==> flow/design.v <==
module buck_v1_0 #(
  parameter model_data_width = 25,
  parameter model_decimal_width = 16
)(
  input aclk, 
  input resetn, 
  input clock_enable,
  input pwm, 
  input signed [model_data_width-1:0] input_voltage,
  input signed [model_data_width-1:0] period_inductor,
  input signed [model_data_width-1:0] period_capacitor,
  input signed [model_data_width-1:0] inverse_resistor,
  output reg signed [model_data_width-1:0] inductor_current,
  output signed [model_data_width-1:0] capacitor_current,
  output signed [model_data_width-1:0] output_current,
  output reg signed [model_data_width-1:0] output_voltage  
);
  wire signed [model_data_width-1:0] voltage_diff;  
  wire signed [(model_data_width*2)-1:0] voltage_diff_intl_2width;  
  wire signed [model_data_width-1:0] voltage_diff_intl;  
  wire signed [(model_data_width*2)-1:0] capacitor_current_intc_2width;  
  wire signed [model_data_width-1:0] capacitor_current_intc;  
  wire signed [(model_data_width*2)-1:0] output_current_2width;  
  assign voltage_diff = pwm? input_voltage - output_voltage: -output_voltage;
  assign voltage_diff_intl_2width = voltage_diff * period_inductor;
  assign voltage_diff_intl = voltage_diff_intl_2width >>> model_decimal_width;
  always @(posedge aclk)
    if (!resetn)
      inductor_current <= 0;
    else 
      if (clock_enable)
        inductor_current <= inductor_current + voltage_diff_intl;
  assign capacitor_current = inductor_current - output_current;
  assign capacitor_current_intc_2width = capacitor_current * period_capacitor;
  assign capacitor_current_intc = capacitor_current_intc_2width >>> model_decimal_width;
  always @(posedge aclk)
    if (!resetn)
      output_voltage <= 0;
    else 
      if (clock_enable)
        output_voltage <= output_voltage + capacitor_current_intc;
  assign output_current_2width = output_voltage * inverse_resistor;
  assign output_current = output_current_2width >>> model_decimal_width;
endmodule
Ticket comment

* Step by step through the tools: buck_v1_0
Module buck_v1_0 before and after one edit of its RTL, step after step.
Lines under "before" count in the file above, lines under "after" in the edited file.
"change": "after" minus "before" as printed here. "rel. change": 100 x difference / "before".
Cell names lack the library's common part.
The mark - stands for no value.
- Design top :: buck_v1_0
- Clock :: aclk
- Cell library :: sky130hd
- Library corner :: tt_025C_1v80

* Edit of the RTL
The edit as a unified diff against the file above.
A script made this edit. It changes what the design does and was not meant as an optimisation.
#+begin_src diff
@@ -14,6 +14,8 @@
   output signed [model_data_width-1:0] capacitor_current,
   output signed [model_data_width-1:0] output_current,
-  output reg signed [model_data_width-1:0] output_voltage  
+  output reg signed [model_data_width-1:0] output_voltage_ext  
 );
+  reg signed [model_data_width-1:0] output_voltage;
+  always @(posedge aclk) output_voltage_ext <= output_voltage;
   wire signed [model_data_width-1:0] voltage_diff;  
   wire signed [(model_data_width*2)-1:0] voltage_diff_intl_2width;  
#+end_src

* Elaborated design
Yosys after proc, flatten, opt, wreduce and memory -nomap, before mapping. Enables and synchronous resets that opt folds into registers are not counted as muxes. Memory bits, and registers merged into a memory's read port (data or address), are not among the register bits. Print and check cells are not counted. Equal cells are merged and count once.
** Cells by class
- multiplexer cells :: before 1, after 1, change 0, rel. change 0.00%
- $add $sub $neg :: before 5, after 5, change 0, rel. change 0.00%
- $mul :: before 3, after 3, change 0, rel. change 0.00%
** Operators by type and width
- 25-bit by 25-bit multiplier with 41-bit output :: before 3, after 3, change 0, rel. change 0.00%
- 25-bit adder :: before 2, after 2, change 0, rel. change 0.00%
- 25-bit subtractor :: before 2, after 2, change 0, rel. change 0.00%
- 25-bit two-way mux :: before 1, after 1, change 0, rel. change 0.00%
- 25-bit negation :: before 1, after 1, change 0, rel. change 0.00%
** Storage and ports
- output and inout bits :: before 100, after 100, change 0, rel. change 0.00%
- elaborated cells :: before 11, after 12, change +1, rel. change +9.09%
- register bits after elaboration :: before 50, after 75, change +25, rel. change +50.00%

* Depth
Yosys ltp: most cells in a row. Word level: on the elaborated netlist, between registers, memories and ports. Mapped: between sequential cells and ports; inverters and the memories' decode and read muxes count.
** Depth
- word-level depth :: before 4, after 4, change 0, rel. change 0.00%
- ABC_AREA :: before 0, after 0
- depth in mapped cells :: before 84, after 81, change -3, rel. change -3.57%
- depth with buffers taken out :: before 81, after 77, change -4, rel. change -4.94%

* Synthesis result
Source: synth_stat.txt of the flow (Yosys; design flattened, memories mapped). It holds for the ABC_AREA given above (unset counts as 0); a run with the other value may have another netlist.
** Cells by type
- nand2_1 :: before 999, after 1024, change +25, rel. change +2.50%
- dfxtp_1 :: before 50, after 75, change +25, rel. change +50.00%
- xor2_1 :: before 39, after 55, change +16, rel. change +41.03%
- xnor2_1 :: before 184, after 170, change -14, rel. change -7.61%
- o21ai_0 :: before 43, after 57, change +14, rel. change +32.56%
- buf_1 :: before 9, after 23, change +14, rel. change +155.56%
- o21a_1 :: before 42, after 31, change -11, rel. change -26.19%
- nor2b_1 :: before 61, after 51, change -10, rel. change -16.39%
- nand3_1 :: before 29, after 38, change +9, rel. change +31.03%
- and2_1 :: before 741, after 749, change +8, rel. change +1.08%
- a21oi_1 :: before 117, after 125, change +8, rel. change +6.84%
- inv_1 :: before 1879, after 1872, change -7, rel. change -0.37%
- nor3_1 :: before 37, after 44, change +7, rel. change +18.92%
- o211ai_1 :: before 2, after 9, change +7, rel. change +350.00%
- a21o_1 :: before 38, after 44, change +6, rel. change +15.79%
- o21bai_1 :: before 20, after 14, change -6, rel. change -30.00%
- and3_1 :: before 8, after 14, change +6, rel. change +75.00%
- a2111oi_0 :: before 1, after 6, change +5, rel. change +500.00%
Not every row of either side is listed.
** Mapped netlist
- cell area after synthesis (µm²) :: before 64028.9, after 65048.6, change +1019.7, rel. change +1.59%
- standard cells after synthesis :: before 7210, after 7322, change +112, rel. change +1.55%
- flip-flop cells :: before 50, after 75, change +25, rel. change +50.00%

* Worst setup path after synthesis
OpenSTA on the mapped netlist: ideal clock, no wires. The path of least setup slack (recovery checks aside). Input and output delay are each 20% of the period. Register names are those of the netlist, which keeps one name where synthesis merged equal registers.
** Path post-synthesis
- kind :: before input port to flip-flop, after input port to flip-flop
- start :: before in inverse_resistor[4], after in inverse_resistor[1]
- end :: before reg output_voltage[24], after reg output_voltage[24]
- clock period (ns) :: before 28.0, after 28.0, change 0.0, rel. change 0.00%
- driving pins on the path :: before 72, after 77, change +5, rel. change +6.94%
- external input delay (ns) :: before 5.600, after 5.600, change 0.000, rel. change 0.00%
- setup slack (ns) :: before 5.886, after 5.533, change -0.353
- delay of the path (ns) :: before 16.514, after 16.867, change +0.353, rel. change +2.14%
- path buffers :: before 2, after 3, change +1, rel. change +50.00%
- arrival time (ns) :: before 22.043, after 22.397, change +0.354, rel. change +1.61%
- launch time at the first pin (ns) :: before 5.600, after 5.600, change 0.000, rel. change 0.00%
- period reached after synthesis (ns) :: before 22.114, after 22.467, change +0.353, rel. change +1.60%
"delay of the path" = arrival - input delay + setup time.
"driving pins on the path": output pins that drive a net of the path, with the launching flip-flop's if there is one; two outputs of one cell count as two.
"period reached after synthesis" = period - worst setup slack (recovery checks aside). The figure is calculated, with input and output delays left at 20% of the set period.
Between the ends stands the longest chain of elaborated cells between them, by number of cells; it is not shown to be the way that was timed. Of several equally long chains one is given.
Each line given opens the expression or statement behind the cell; cells for indexed reads and writes are added by Yosys, which also makes memories of some case tables.
Between the ends, post-synthesis, before:
- Path through :: clkbuf_1 -> nand2_1 -> fa_1 -> fa_1 -> fa_1 -> inv_1 -> ha_1 -> fa_1 -> fa_1 -> inv_1 -> fa_1 -> inv_1 -> ha_1 -> a21oi_1 -> a2bb2oi_1 -> o211ai_1 -> a221oi_1 -> a21oi_1 -> (+36 left out) -> xnor2_1 -> ha_1 -> or3_1 -> a311o_1 -> a31oi_1 -> nor2b_1 -> nor3_1 -> o21ai_1 -> a31oi_1 -> nor2b_1 -> o21a_1 -> nor2_1 -> nor2b_1 -> o21ai_0 -> nand2b_1 -> and3_1 -> or4_1 -> a21oi_1
- Cells in the longest elaborated chain :: 4
** RTL lines, path post-synthesis, before
- start: declaration :: line 12 : input signed [model_data_width-1:0] inverse_resistor,
- 25-bit by 25-bit multiplier with 41-bit output :: line 42 : assign output_current_2width = output_voltage * inverse_resistor;
- 25-bit subtractor :: line 33 : assign capacitor_current = inductor_current - output_current;
- 25-bit by 25-bit multiplier with 41-bit output :: line 34 : assign capacitor_current_intc_2width = capacitor_current * period_capacitor;
- 25-bit adder :: line 41 : output_voltage <= output_voltage + capacitor_current_intc;
- end: assignment :: line 38 : output_voltage <= 0;
- end: assignment :: line 41
- end: declaration :: line 16 : output reg signed [model_data_width-1:0] output_voltage
Between the ends, post-synthesis, after:
- Path through :: clkbuf_1 -> and2_1 -> fa_1 -> fa_1 -> inv_1 -> fa_1 -> fa_1 -> inv_1 -> fa_1 -> fa_1 -> inv_1 -> fa_1 -> inv_1 -> ha_1 -> a21o_1 -> a21o_1 -> a21o_1 -> a21oi_1 -> (+41 left out) -> o21a_1 -> o21ai_0 -> a2111oi_0 -> nor2_1 -> o21a_1 -> o21ai_1 -> nand2b_1 -> a21oi_1 -> o21ba_2 -> xnor2_1 -> ha_1 -> and3_1 -> a211o_1 -> xnor3_1 -> xor2_1 -> and3_1 -> or4_1 -> a21oi_1
- Cells in the longest elaborated chain :: 4
** RTL lines, path post-synthesis, after
- start: declaration :: line 12 : input signed [model_data_width-1:0] inverse_resistor,
- 25-bit by 25-bit multiplier with 41-bit output :: line 44 : assign output_current_2width = output_voltage * inverse_resistor;
- 25-bit subtractor :: line 35 : assign capacitor_current = inductor_current - output_current;
- 25-bit by 25-bit multiplier with 41-bit output :: line 36 : assign capacitor_current_intc_2width = capacitor_current * period_capacitor;
- 25-bit adder :: line 43 : output_voltage <= output_voltage + capacitor_current_intc;
- end: assignment :: line 40 : output_voltage <= 0;
- end: assignment :: line 43
- end: declaration :: line 18 : reg signed [model_data_width-1:0] output_voltage;

* Timing after layout
From the final timing report of each run of set A: the path of least setup slack in the routed layout; clock arrival at registers is part of the times.
** Path post-layout
- kind :: before input port to flip-flop, after input port to flip-flop
- start :: before in inverse_resistor[5], after in inverse_resistor[8]
- end :: before reg output_voltage[24], after reg output_voltage[24]
- driving pins on the path :: before 73, after 75, change +2, rel. change +2.74%
- path buffers :: before 2, after 2, change 0, rel. change 0.00%
- arrival time (ns) :: before 24.18, after 24.19, change +0.01, rel. change +0.04%
- external input delay (ns) :: before 5.08, after 5.08, change 0.00, rel. change 0.00%
- setup slack (ns) :: before 1.46, after 1.52, change +0.06
- clock period (ns) :: before 25.4, after 25.4, change 0.0, rel. change 0.00%
- launch time at the first pin (ns) :: before 5.08, after 5.08, change 0.00, rel. change 0.00%
Between the ends stands the longest chain of elaborated cells between them, by number of cells; it is not shown to be the way that was timed. Of several equally long chains one is given.
Between the ends, post-layout, before:
- Path through :: clkdlybuf4s50_1 -> nand2_1 -> fa_1 -> fa_1 -> fa_1 -> inv_1 -> ha_1 -> fa_1 -> fa_1 -> inv_1 -> fa_1 -> inv_1 -> ha_1 -> a21oi_1 -> a2bb2oi_1 -> o211ai_1 -> a221oi_1 -> buf_4 -> (+37 left out) -> xnor2_1 -> ha_1 -> or3_1 -> a311o_1 -> a31oi_1 -> nor2b_1 -> nor3_1 -> o21ai_1 -> a31oi_1 -> nor2b_1 -> o21a_1 -> nor2_1 -> nor2b_1 -> o21ai_0 -> nand2b_1 -> and3_1 -> or4_1 -> a21oi_1
- Cells in the longest elaborated chain :: 4
** RTL lines, path post-layout, before
- start: declaration :: line 12 : input signed [model_data_width-1:0] inverse_resistor,
- 25-bit by 25-bit multiplier with 41-bit output :: line 42 : assign output_current_2width = output_voltage * inverse_resistor;
- 25-bit subtractor :: line 33 : assign capacitor_current = inductor_current - output_current;
- 25-bit by 25-bit multiplier with 41-bit output :: line 34 : assign capacitor_current_intc_2width = capacitor_current * period_capacitor;
- 25-bit adder :: line 41 : output_voltage <= output_voltage + capacitor_current_intc;
- end: assignment :: line 38 : output_voltage <= 0;
- end: assignment :: line 41
- end: declaration :: line 16 : output reg signed [model_data_width-1:0] output_voltage
Between the ends, post-layout, after:
- Path through :: clkdlybuf4s50_1 -> and2_1 -> fa_1 -> fa_1 -> inv_1 -> fa_1 -> fa_1 -> inv_1 -> fa_1 -> fa_1 -> inv_1 -> fa_1 -> inv_1 -> ha_1 -> a21o_1 -> a21o_1 -> a21o_1 -> a21oi_1 -> (+39 left out) -> o21a_1 -> o21ai_0 -> a2111oi_0 -> nor2_1 -> o21a_1 -> o21ai_1 -> nand2b_1 -> a21oi_1 -> o21ba_2 -> xnor2_1 -> ha_1 -> and3_1 -> a211o_1 -> xnor3_1 -> xor2_1 -> a21oi_1 -> or4_1 -> a21oi_1
- Cells in the longest elaborated chain :: 4
** RTL lines, path post-layout, after
- start: declaration :: line 12 : input signed [model_data_width-1:0] inverse_resistor,
- 25-bit by 25-bit multiplier with 41-bit output :: line 44 : assign output_current_2width = output_voltage * inverse_resistor;
- 25-bit subtractor :: line 35 : assign capacitor_current = inductor_current - output_current;
- 25-bit by 25-bit multiplier with 41-bit output :: line 36 : assign capacitor_current_intc_2width = capacitor_current * period_capacitor;
- 25-bit adder :: line 43 : output_voltage <= output_voltage + capacitor_current_intc;
- end: assignment :: line 40 : output_voltage <= 0;
- end: assignment :: line 43
- end: declaration :: line 18 : reg signed [model_data_width-1:0] output_voltage;

* Measured runs
Both versions went through the flow (Yosys, OpenROAD) with the same settings in each pair. Constraints: input delay and output delay 20% of the set period each, output load 0.01 pF.
Settings, set A:
- CORE_UTILIZATION :: 40
- period_ns :: 25.4
- CAP_MARGIN :: 20
- CORE_MARGIN :: 2
- SLEW_MARGIN :: 20
** Results, set A
- die area (µm²) :: before 163289.0, after 165865.0, change +2576.0, rel. change +1.58%
- post-synthesis cell area (µm²) :: before 64028.9, after 65048.6, change +1019.7, rel. change +1.59%
- final worst hold slack (ns) :: before 0.547, after 0.352, change -0.195
- reached clock period (ns) :: before 23.937, after 23.884, change -0.053, rel. change -0.22%
- post-layout utilization :: before 0.434, after 0.434, change 0.000
- final setup TNS (ns) :: before 0.000, after 0.000, change 0.000
- standard-cell area of the final layout (µm²) :: before 68848.5, after 69900.8, change +1052.3, rel. change +1.53%
- worst setup slack after layout (ns) :: before 1.463, after 1.516, change +0.053
Settings, set B:
- ABC_AREA :: 1
- CAP_MARGIN :: 0
- CELL_PAD_IN_SITES_DETAIL_PLACEMENT :: 2
- CELL_PAD_IN_SITES_GLOBAL_PLACEMENT :: 1
- CORE_ASPECT_RATIO :: 0.56
- CORE_UTILIZATION :: 36
- CTS_CLUSTER_DIAMETER :: 122
- CTS_CLUSTER_SIZE :: 34
- PLACE_DENSITY_LB_ADDON :: 0.26
- SETUP_SLACK_MARGIN :: 4.76
- period_ns :: 27.5
- CORE_MARGIN :: 2
- SLEW_MARGIN :: 20
** Results, set B
- die area (µm²) :: before 188789.0, after 188314.0, change -475.0, rel. change -0.25%
- post-synthesis cell area (µm²) :: before 66666.4, after 66497.5, change -168.9, rel. change -0.25%
- final worst hold slack (ns) :: before 0.672, after 0.545, change -0.127
- reached clock period (ns) :: before 22.344, after 22.242, change -0.102, rel. change -0.46%
- post-layout utilization :: before 0.397, after 0.398, change +0.001
- final setup TNS (ns) :: before 0.000, after 0.000, change 0.000
- standard-cell area of the final layout (µm²) :: before 73205.2, after 72665.9, change -539.3, rel. change -0.74%
- worst setup slack after layout (ns) :: before 5.156, after 5.258, change +0.102
"reached clock period" means the clock period less the worst setup slack. The figure is calculated, with input and output delays left at 20% of the set period.
